==> flow/design.v <==
module LASER (
input CLK,
input RST,
input [3:0] X,
input [3:0] Y,
output reg [3:0] C1X,
output reg [3:0] C1Y,
output reg [3:0] C2X,
output reg [3:0] C2Y,
output reg DONE);
parameter LFSR_WIDTH = 10;
parameter [LFSR_WIDTH-1:0] threshold = 10'd150;
reg [LFSR_WIDTH-1:0] q;  
wire feedback;  
assign feedback = q[9] ^ q[6];
always @(posedge CLK) begin
    if (RST)
        q <= 10'h1;  
    else
        q <= {q[LFSR_WIDTH-2:0], feedback};  
end
wire [3:0] step;
assign step = (q[5])? 4'b0001: 4'b0010;   
reg [1:0] current_state;
reg [1:0] next_state;
parameter  INIT = 0;
parameter READ = 1;
parameter WALK = 2;
parameter OUTPUT = 3;
reg [5:0] cover_prev;  
reg [5:0] cover_current;  
reg [5:0] cover_max;  
reg [5:0] cnt;  
reg [3:0] corX [39:0];  
reg [3:0] corY [39:0];
reg [3:0] x1, y1, x2, y2;  
reg [3:0] tmpX1, tmpY1, tmpX2, tmpY2; 
reg [3:0] dx1, dy1, dx2, dy2;
reg [19:0] round;  
parameter MAX_ROUND = 20'd2000;
parameter [5:0] LAST = 6'd41;  
always @(posedge CLK) begin
  if (current_state == INIT) begin
    corX[cnt] <= X;
    corY[cnt] <= Y;
  end
  if (current_state == READ || next_state == READ) begin
    corX[cnt] <= X;
    corY[cnt] <= Y;
  end
end
always @(*) begin
  if (cnt == 6'd0 || cnt == LAST || next_state == READ || RST) begin
    dx1 = 4'd0; dy1 = 4'd0;
    dx2 = 4'd0; dy2 = 4'd0;
  end
  else if (next_state == WALK) begin
    dx1 = (tmpX1 > corX[cnt-6'd1])? tmpX1 - corX[cnt-6'd1] : corX[cnt-6'd1] - tmpX1;
    dy1 = (tmpY1 > corY[cnt-6'd1])? tmpY1 - corY[cnt-6'd1] : corY[cnt-6'd1] - tmpY1;
    dx2 = (tmpX2 > corX[cnt-6'd1])? tmpX2 - corX[cnt-6'd1] : corX[cnt-6'd1] - tmpX2;
    dy2 = (tmpY2 > corY[cnt-6'd1])? tmpY2 - corY[cnt-6'd1] : corY[cnt-6'd1] - tmpY2;
  end
  else begin
    dx1 = 4'd0; dy1 = 4'd0;
    dx2 = 4'd0; dy2 = 4'd0;
  end
end
always @(posedge CLK) begin
  if (RST)
    current_state <= INIT;
  else
    current_state <= next_state;
end
always @(*) begin
  case (current_state)
    INIT:
      next_state = (RST)? INIT: READ;
    READ:
      next_state = (cnt == 6'd39)? WALK: READ;
    WALK:  
      next_state = (round == MAX_ROUND)? OUTPUT: WALK;
    OUTPUT:
      next_state = INIT;
    default:
      next_state = INIT;
  endcase
end
always @(posedge CLK) begin
  if (RST)
    round <= 0;
  else if (current_state == OUTPUT)
    round <= 0;
  else if (current_state == WALK) begin
    if (cnt == LAST)
      round <= round + 1;
  end
end
always @(posedge CLK) begin
  if (RST) begin
    tmpX2 <= 4'd7; 
  end
  else if (current_state == OUTPUT) begin
    tmpX2 <= 4'd7;
  end
  else if (current_state == WALK && cnt == 6'd0) begin  
    if (q[5]) tmpX2 <= (x2+step < 16)? x2+step : 15; 
    else      tmpX2 <= (x2 > step) ? x2-step : 0;  
  end
end
always @(posedge CLK) begin
  if (RST) begin
    tmpY2 <= 4'd7;
  end
  else if (current_state == OUTPUT) begin
    tmpY2 <= 4'd7;
  end
  else if (current_state == WALK && cnt == 6'd0) begin  
    if (q[9]) tmpY2 <= (y2+step < 16)? y2+step : 15;
    else      tmpY2 <= (y2 > step)? y2-step : 0;  
  end
end
always @(posedge CLK) begin
  if (RST) begin
    tmpX1 <= 4'd7;
  end
  else if (current_state == OUTPUT) begin
    tmpX1 <= 4'd7;
  end
  else if (current_state == WALK && cnt == 6'd0) begin  
    if (q[0]) tmpX1 <= (x1+step < 16)? x1+step : 15;  
    else      tmpX1 <= (x1 > step)? x1-step : 0; 
  end
end
always @(posedge CLK) begin
  if (RST) begin
    tmpY1 <= 4'd7;
  end
  else if (current_state == OUTPUT) begin
    tmpY1 <= 4'd7;
  end
  else if (current_state == WALK && cnt == 6'd0) begin  
    if (q[3]) tmpY1 <= (y1+step < 16)? y1+step : 15; 
    else      tmpY1 <= (y1 > step)? y1-step : 0;  
  end
end
always @(posedge CLK) begin
  if (RST) begin
    x1 <= 4'd0; y1 <= 4'd0;
    x2 <= 4'd8; y2 <= 4'd8;
  end
  else if (current_state == OUTPUT) begin
    x1 <= 4'd0; y1 <= 4'd0;
    x2 <= 4'd8; y2 <= 4'd8;
  end
  else if (current_state == WALK) begin
    if (cnt == LAST) begin
      if(cover_current > cover_prev) begin
        x1 <= tmpX1; y1 <= tmpY1;
        x2 <= tmpX2; y2 <= tmpY2;
      end
      else begin  
        if (q < threshold) begin  
          x1 <= tmpX1; y1 <= tmpY1;
          x2 <= tmpX2; y2 <= tmpY2;
        end
      end
    end
  end
end
always @(posedge CLK) begin
  if (RST)
    cover_prev <= 6'd0;
  else if (current_state == OUTPUT)
    cover_prev <= 6'd0;
  else if (current_state == WALK) begin
    if(cnt == LAST) begin  
      if(cover_current > cover_prev)
        cover_prev <= cover_current;
      else begin  
        if (q < threshold)   
          cover_prev <= cover_current;
      end
    end
  end
end
always @(posedge CLK) begin
  if(RST)
    cover_current <= 6'd0;
  else if(next_state == OUTPUT)   
    cover_current <= 6'd0;
  else if(current_state == WALK) begin
    if(cnt > 0) begin
      if (cnt == LAST)
        cover_current <= 6'd0;
      else begin
        cover_current <= cover_current +
        ((dx1 + dy1 <= 4) || (dx1 == 3 && dy1 == 2) || (dx1 == 2 && dy1 == 3) ||
         (dx2 + dy2 <= 4) || (dx2 == 3 && dy2 == 2) || (dx2 == 2 && dy2 == 3));        
      end
    end
    else 
      cover_current <= 6'd0;
  end
  else
    cover_current <= 6'd0;
end
always @(posedge CLK) begin
  if(RST)
    cover_max <= 6'd0;
  else if(current_state == WALK) begin
    if(cnt == LAST) begin  
      if(cover_current > cover_max)
        cover_max <= cover_current;
    end
  end
  else if(current_state == OUTPUT)
    cover_max <= 0;
  else
    cover_max <= 0;
end
always @(posedge CLK) begin
  if (RST)
    cnt <= 0;
  else if (current_state == OUTPUT || next_state == OUTPUT)
    cnt <= 0;
  else if (next_state == READ)  
    cnt <= cnt + 1;
  else if (current_state == WALK) begin
      cnt <= (cnt == LAST)? 0: cnt+1;
  end
  else
    cnt <= 0;
end
always @(posedge CLK) begin
  if (RST) begin
    C1X <= 4'd7; C1Y <= 4'd7;
    C2X <= 4'd7; C2Y <= 4'd7;
  end
  else if (current_state == WALK) begin
    if(cnt == LAST) begin
      if(cover_current > cover_max) begin
        C1X <= tmpX1; C1Y <= tmpY1;
        C2X <= tmpX2; C2Y <= tmpY2;
      end
    end
  end
end
always @(posedge CLK) begin
  if(RST)
    DONE <= 1'b0;
  else if (next_state == OUTPUT)
    DONE <= 1'b1;
  else
    DONE <= 1'b0;
end
endmodule
* Reports on LASER
The steps from the RTL of LASER to its reports follow in flow order. Lines are those of the file above, counted from 1. Cell names lack the library's common part. A cell with -- has no value.
Design: design top LASER, clock input CLK, cell library sky130hd, library corner tt_025C_1v80

* Word-level counts
Source: Yosys, flattened and elaborated, memories not mapped. Widths are those after wreduce. Registers that Yosys merges into a memory's read port (data or address) are not register bits. Print and check cells do not count. Yosys's memory passes give these memory sizes; they may raise the number of words (mostly to a power of two), join words into wider ones and drop unused or constant bits.
Word-level totals: register bits 105, output and inout bits 17, input port bits 10, word-level cells 161, memories kept 2, memory bits (writable) 320
Memory list:
- corX | words 40, bits a word 4, read ports 1, write ports 1, RTL line 34 | reg [3:0] corX [39:0];
- corY | words 40, bits a word 4, read ports 1, write ports 1, RTL line 35 | reg [3:0] corY [39:0];
Cells by class: bitwise gates (word level) 5, equal/unequal tests 17, muxes and demuxes 51, $lt $le $gt $ge 18, reductions and logical operators 26, add/sub/neg operators 22
Operators with widths (number):
- 2-to-1 mux 4 bit | 38
- == test 4 x 2 -> 1 bit with constant B | 8
- subtractor 4 bit | 8
- 2-to-1 mux 6 bit | 5
- adder 20 x 1 -> 20 bit with constant B | 1
- == test 20 x 11 -> 1 bit with constant B | 1
- adder 4 x 2 -> 5 bit | 4
- < comparator 5 bit with constant B | 4
- subtractor 4 x 2 -> 4 bit | 4
- > comparator 4 x 2 -> 1 bit | 4
- > comparator 4 bit | 4
- > comparator 6 bit | 2
- == test 6 bit with constant B | 2
- logical OR 1 bit | 10
- < comparator 10 x 8 -> 1 bit with constant B | 1
- adder 4 x 4 -> 5 bit | 2
- <= comparator 5 x 3 -> 1 bit with constant B | 2
- == test 2 bit with constant B | 4
- parallel mux 2 bit (select 4 bit) | 1
- OR reduction 2 bit | 3
- AND reduction 3 bit | 2
- adder 6 x 1 -> 6 bit | 1
- adder 6 x 1 -> 6 bit with constant B | 1
- subtractor 6 x 1 -> 6 bit with constant B | 1
- > comparator 6 x 1 -> 1 bit with constant B | 1
- zero test 6 bit | 1
- logical AND 1 bit | 5
- OR reduction 5 bit | 1
Other operator kinds: 9; their cells: 18.

* Logic depth
Depth = most cells in a row (Yosys ltp): at word level without a register or memory, in the mapped netlist without a sequential cell, where the memories' decode and read muxes count.
Depth: word-level depth 15, ABC_AREA 0, gate-level depth with buffers 32, depth with buffers taken out 27

* After synthesis
Source: synth_stat.txt of the flow (Yosys; design flattened, memories mapped). It holds for the ABC_AREA given above (unset counts as 0); a run with the other value may have another netlist. The area totals of this step are shown rounded.
Mapped netlist: buffer cells 67, area of sequential cells 11750 µm², mapped cells 1374, cell area after synthesis 19400 µm², flip-flop cells 427
Cell types:
- edfxtp_1 | number 320, total area 9.61E+03 µm²
- mux4_2 | number 96, total area 2.16E+03 µm²
- dfxtp_1 | number 107, total area 2.14E+03 µm²
- ha_1 | number 72, total area 900.864 µm²
- nor2_1 | number 144, total area 540.518 µm²
- fa_1 | number 18, total area 360.346 µm²
- a21oi_1 | number 57, total area 285.274 µm²
- o21ai_0 | number 52, total area 260.25 µm²
- nand3_1 | number 49, total area 245.235 µm²
- inv_1 | number 60, total area 225.216 µm²
- o211ai_1 | number 28, total area 210.202 µm²
- nor2b_1 | number 33, total area 206.448 µm²
- nand2_1 | number 54, total area 202.694 µm²
- xor2_1 | number 23, total area 201.443 µm²
- mux2i_1 | number 18, total area 180.173 µm²
- xnor2_1 | number 17, total area 148.893 µm²
- clkbuf_1 | number 36, total area 135.13 µm²
- a211oi_1 | number 15, total area 112.608 µm²
Not listed: further types 60, cells in them 175.

* Worst setup path after synthesis
Source: OpenSTA report_checks on the synthesized netlist (no wires, ideal clock, input and output delay 20% of the period each), path of least setup slack; recovery checks are left aside. Register names are those of the netlist, which keeps one name where synthesis merged equal registers.
Timing post-synthesis: kind register to register, start register cnt[0], end register cover_current[4], data required time 5.879 ns, launch time at the first pin 0.000 ns, library setup time 0.121 ns, setup slack -0.520 ns, arrival time 6.400 ns, clock period 6.0 ns, delay of the path 6.521 ns, buffers on the path 6, stages on the path 32, synthesis period reached 6.52 ns
"delay of the path" is the arrival time less input delay plus setup time. "stages on the path": output pins that drive a net of the path, with the launching flip-flop's if there is one; two outputs of one cell count as two. "synthesis period reached" = period - worst setup slack (recovery checks aside). The figure is calculated, with input and output delays left at 20% of the set period. Between the ends stands the longest chain of elaborated cells between them, by number of cells; it is not shown to be the way that was timed. Of several equally long chains one is given. A line is the first line of the expression or statement that the cell stems from. Yosys adds cells for indexed reads and writes and turns some case tables into memories. A register here has more assigning lines than the two given.
Between the ends, post-synthesis: cell sequence dfxtp_1 > buf_2 > buf_6 > buf_6 > buf_2 > inv_1 > ha_1 > buf_2 > clkbuf_1 > mux4_2 > mux4_2 > nor2_1 > nor3_1 > ha_1 > fa_1 > nand2b_1 > a221oi_1 > mux2i_1 > nor2b_1 > inv_1 > fa_1 > xor2_1 > a21oi_1 > nor3_1 > a32o_1 > a41oi_1 > o41ai_2 > ha_1 > ha_1 > nand3_1 > xor2_1 > nor2_1, cells in the longest elaborated chain 15, elaborated cells on any way between the ends 63, those cells by class add/sub: 12; compare: 7; eq/ne: 13; mux: 14; logic: 1; reduce/logical: 14; memory: 2
Ends and longest elaborated chain, post-synthesis:
- start: declaration | RTL line 33 | reg [5:0] cnt;
- start: assignment | RTL line 227 | cnt <= cnt + 1;
- start: assignment | RTL line 229 | cnt <= (cnt == LAST)? 0: cnt+1;
- == test 6 bit | RTL line 79 | next_state = (cnt == 6'd39)? WALK: READ;
- 2-to-1 mux 2 bit | RTL line 79
- parallel mux 2 bit (select 4 bit) | RTL line 75 | case (current_state)
- == test 2 x 1 -> 1 bit | RTL line 53 | if (cnt == 6'd0 || cnt == LAST || next_state == READ || RST) begin
- logical OR 1 bit (2 in a row) | RTL line 53
- 2-to-1 mux 4 bit | RTL line 53
- adder 4 x 4 -> 5 bit | RTL line 197 | ((dx1 + dy1 <= 4) || (dx1 == 3 && dy1 == 2) || (dx1 == 2 && dy1 == 3) ||
- <= comparator 5 x 3 -> 1 bit | RTL line 197
- logical OR 1 bit (5 in a row) | RTL line 197
- adder 6 x 1 -> 6 bit | RTL line 196 | cover_current <= cover_current +
- end: assignment | RTL line 194 | cover_current <= 6'd0;
- end: assignment | RTL line 196
- end: declaration | RTL line 31 | reg [5:0] cover_current;

* Path in the finished layout
Path of least setup slack in the final report of stored run 1 (OpenROAD, finished layout, wires in). Where an end is a register, its clock arrival counts in the times.
Timing post-layout: kind register to register, start register cnt[0], end register cover_current[4], stages on the path 28, data required time 4.37 ns, arrival time 6.19 ns, library setup time 0.11 ns, launch time at the first pin 0.69 ns, buffers on the path 4, clock period 3.79 ns, setup slack -1.82 ns
Between the ends stands the longest chain of elaborated cells between them, by number of cells; it is not shown to be the way that was timed. Of several equally long chains one is given. A register here has more assigning lines than the two given.
Between the ends, post-layout: cell sequence dfxtp_4 > inv_4 > ha_4 > buf_6 > buf_16 > buf_12 > mux4_2 > mux4_2 > nor2_4 > nor3_4 > buf_4 > fa_2 > nand2b_4 > a211oi_4 > mux2i_1 > xnor2_1 > nor2_1 > ha_1 > xor2_1 > o21ai_1 > a32o_2 > a41oi_2 > o41ai_4 > ha_2 > ha_4 > nand3_2 > xor2_1 > nor2_1, cells in the longest elaborated chain 15, elaborated cells on any way between the ends 63, those cells by class add/sub: 12; compare: 7; eq/ne: 13; mux: 14; logic: 1; reduce/logical: 14; memory: 2
Ends and longest elaborated chain, post-layout:
- start: declaration | RTL line 33 | reg [5:0] cnt;
- start: assignment | RTL line 227 | cnt <= cnt + 1;
- start: assignment | RTL line 229 | cnt <= (cnt == LAST)? 0: cnt+1;
- == test 6 bit | RTL line 79 | next_state = (cnt == 6'd39)? WALK: READ;
- 2-to-1 mux 2 bit | RTL line 79
- parallel mux 2 bit (select 4 bit) | RTL line 75 | case (current_state)
- == test 2 x 1 -> 1 bit | RTL line 53 | if (cnt == 6'd0 || cnt == LAST || next_state == READ || RST) begin
- logical OR 1 bit (2 in a row) | RTL line 53
- 2-to-1 mux 4 bit | RTL line 53
- adder 4 x 4 -> 5 bit | RTL line 197 | ((dx1 + dy1 <= 4) || (dx1 == 3 && dy1 == 2) || (dx1 == 2 && dy1 == 3) ||
- <= comparator 5 x 3 -> 1 bit | RTL line 197
- logical OR 1 bit (5 in a row) | RTL line 197
- adder 6 x 1 -> 6 bit | RTL line 196 | cover_current <= cover_current +
- end: assignment | RTL line 194 | cover_current <= 6'd0;
- end: assignment | RTL line 196
- end: declaration | RTL line 31 | reg [5:0] cover_current;

Add stored flow runs of LASER

Measured results for LASER: 6 stored runs of the Yosys and OpenROAD flow on sky130hd. The settings differ; the order carries no meaning. The constraints put input and output delay at 20% of the set period each and load the outputs with 0.01 pF.
"period achieved" = clock period - worst setup slack. The figure is calculated, with input and output delays left at 20% of the set period.
By "worst path time" is meant the share of the clock period that the worst setup path is allowed (20% is reserved at inputs, 20% at outputs), minus its slack. Clock arrival times at its registers enter into it.
"overall power": no workload was simulated; the value follows from the tool's default switching activity.
The results are shown rounded.

* Stored run 1 | settings: CELL_PAD_IN_SITES_GLOBAL_PLACEMENT 1; CORE_ASPECT_RATIO 1.05; CORE_UTILIZATION 28; CTS_CLUSTER_DIAMETER 21; GPL_ROUTABILITY_DRIVEN 1; HOLD_SLACK_MARGIN 0.15; MAX_ROUTING_LAYER met4; period_ns 3.79; CAP_MARGIN 20; CORE_MARGIN 2; SLEW_MARGIN 20 | results: overall power 0.01844 W; final worst hold slack 0.451 ns; Yosys chip area after synthesis 19400 µm²; utilization in the final report 0.408; final setup TNS -10.20 ns; area of the standard cells in the finished layout 27830 µm²; period achieved 5.614 ns; die footprint 71410 µm²; lowest setup slack -1.824 ns; worst path time 5.61 ns; class of the worst setup path register to register
* Stored run 2 | settings: period_ns 6.0; CAP_MARGIN 20; CORE_MARGIN 2; CORE_UTILIZATION 40; SLEW_MARGIN 20 | results: area of the standard cells in the finished layout 22460 µm²; worst path time 5.78 ns; class of the worst setup path register to register; overall power 0.007057 W; Yosys chip area after synthesis 19400 µm²; lowest setup slack 0.222 ns; die footprint 50280 µm²; period achieved 5.778 ns; utilization in the final report 0.469; final worst hold slack 0.455 ns; final setup TNS 0.000 ns
* Stored run 3 | settings: ABC_AREA 0; CORE_UTILIZATION 71; CTS_CLUSTER_SIZE 98; GPL_TIMING_DRIVEN 0; SETUP_SLACK_MARGIN 0.8; period_ns 6.0; CAP_MARGIN 20; CORE_MARGIN 2; SLEW_MARGIN 20 | results: worst path time 6.43 ns; class of the worst setup path register to register; period achieved 6.426 ns; overall power 0.006877 W; final worst hold slack 0.462 ns; area of the standard cells in the finished layout 21950 µm²; utilization in the final report 0.817; final setup TNS -1.812 ns; die footprint 28660 µm²; Yosys chip area after synthesis 19400 µm²; lowest setup slack -0.426 ns
* Stored run 4 | settings: period_ns 3.45; CAP_MARGIN 20; CORE_MARGIN 2; CORE_UTILIZATION 40; SLEW_MARGIN 20 | results: overall power 0.01371 W; final setup TNS -12.14 ns; final worst hold slack 0.455 ns; worst path time 5.57 ns; class of the worst setup path register to register; area of the standard cells in the finished layout 24540 µm²; utilization in the final report 0.513; lowest setup slack -2.120 ns; period achieved 5.570 ns; Yosys chip area after synthesis 19400 µm²; die footprint 50280 µm²
* Stored run 5 | settings: CAP_MARGIN 15; CELL_PAD_IN_SITES_GLOBAL_PLACEMENT 2; CORE_ASPECT_RATIO 0.76; CORE_MARGIN 7; CORE_UTILIZATION 60; CTS_CLUSTER_DIAMETER 307; CTS_CLUSTER_SIZE 62; MAX_ROUTING_LAYER met4; PLACE_DENSITY_LB_ADDON 0.25; period_ns 7.85; SLEW_MARGIN 20 | results: die footprint 37610 µm²; final worst hold slack 0.476 ns; Yosys chip area after synthesis 19400 µm²; lowest setup slack 0.842 ns; utilization in the final report 0.639; overall power 0.004076 W; final setup TNS 0.000 ns; area of the standard cells in the finished layout 20370 µm²; period achieved 7.008 ns; worst path time 7.01 ns; class of the worst setup path register to register
* Stored run 6 | settings: CORE_MARGIN 5; CORE_UTILIZATION 54; CTS_CLUSTER_DIAMETER 231; PLACE_DENSITY_LB_ADDON 0.23; SETUP_SLACK_MARGIN 0.72; SLEW_MARGIN 25; period_ns 4.92; CAP_MARGIN 20 | results: final setup TNS -3.630 ns; lowest setup slack -0.693 ns; Yosys chip area after synthesis 19400 µm²; overall power 0.00861 W; area of the standard cells in the finished layout 22690 µm²; die footprint 39820 µm²; worst path time 5.61 ns; class of the worst setup path register to register; utilization in the final report 0.639; period achieved 5.613 ns; final worst hold slack 0.466 ns
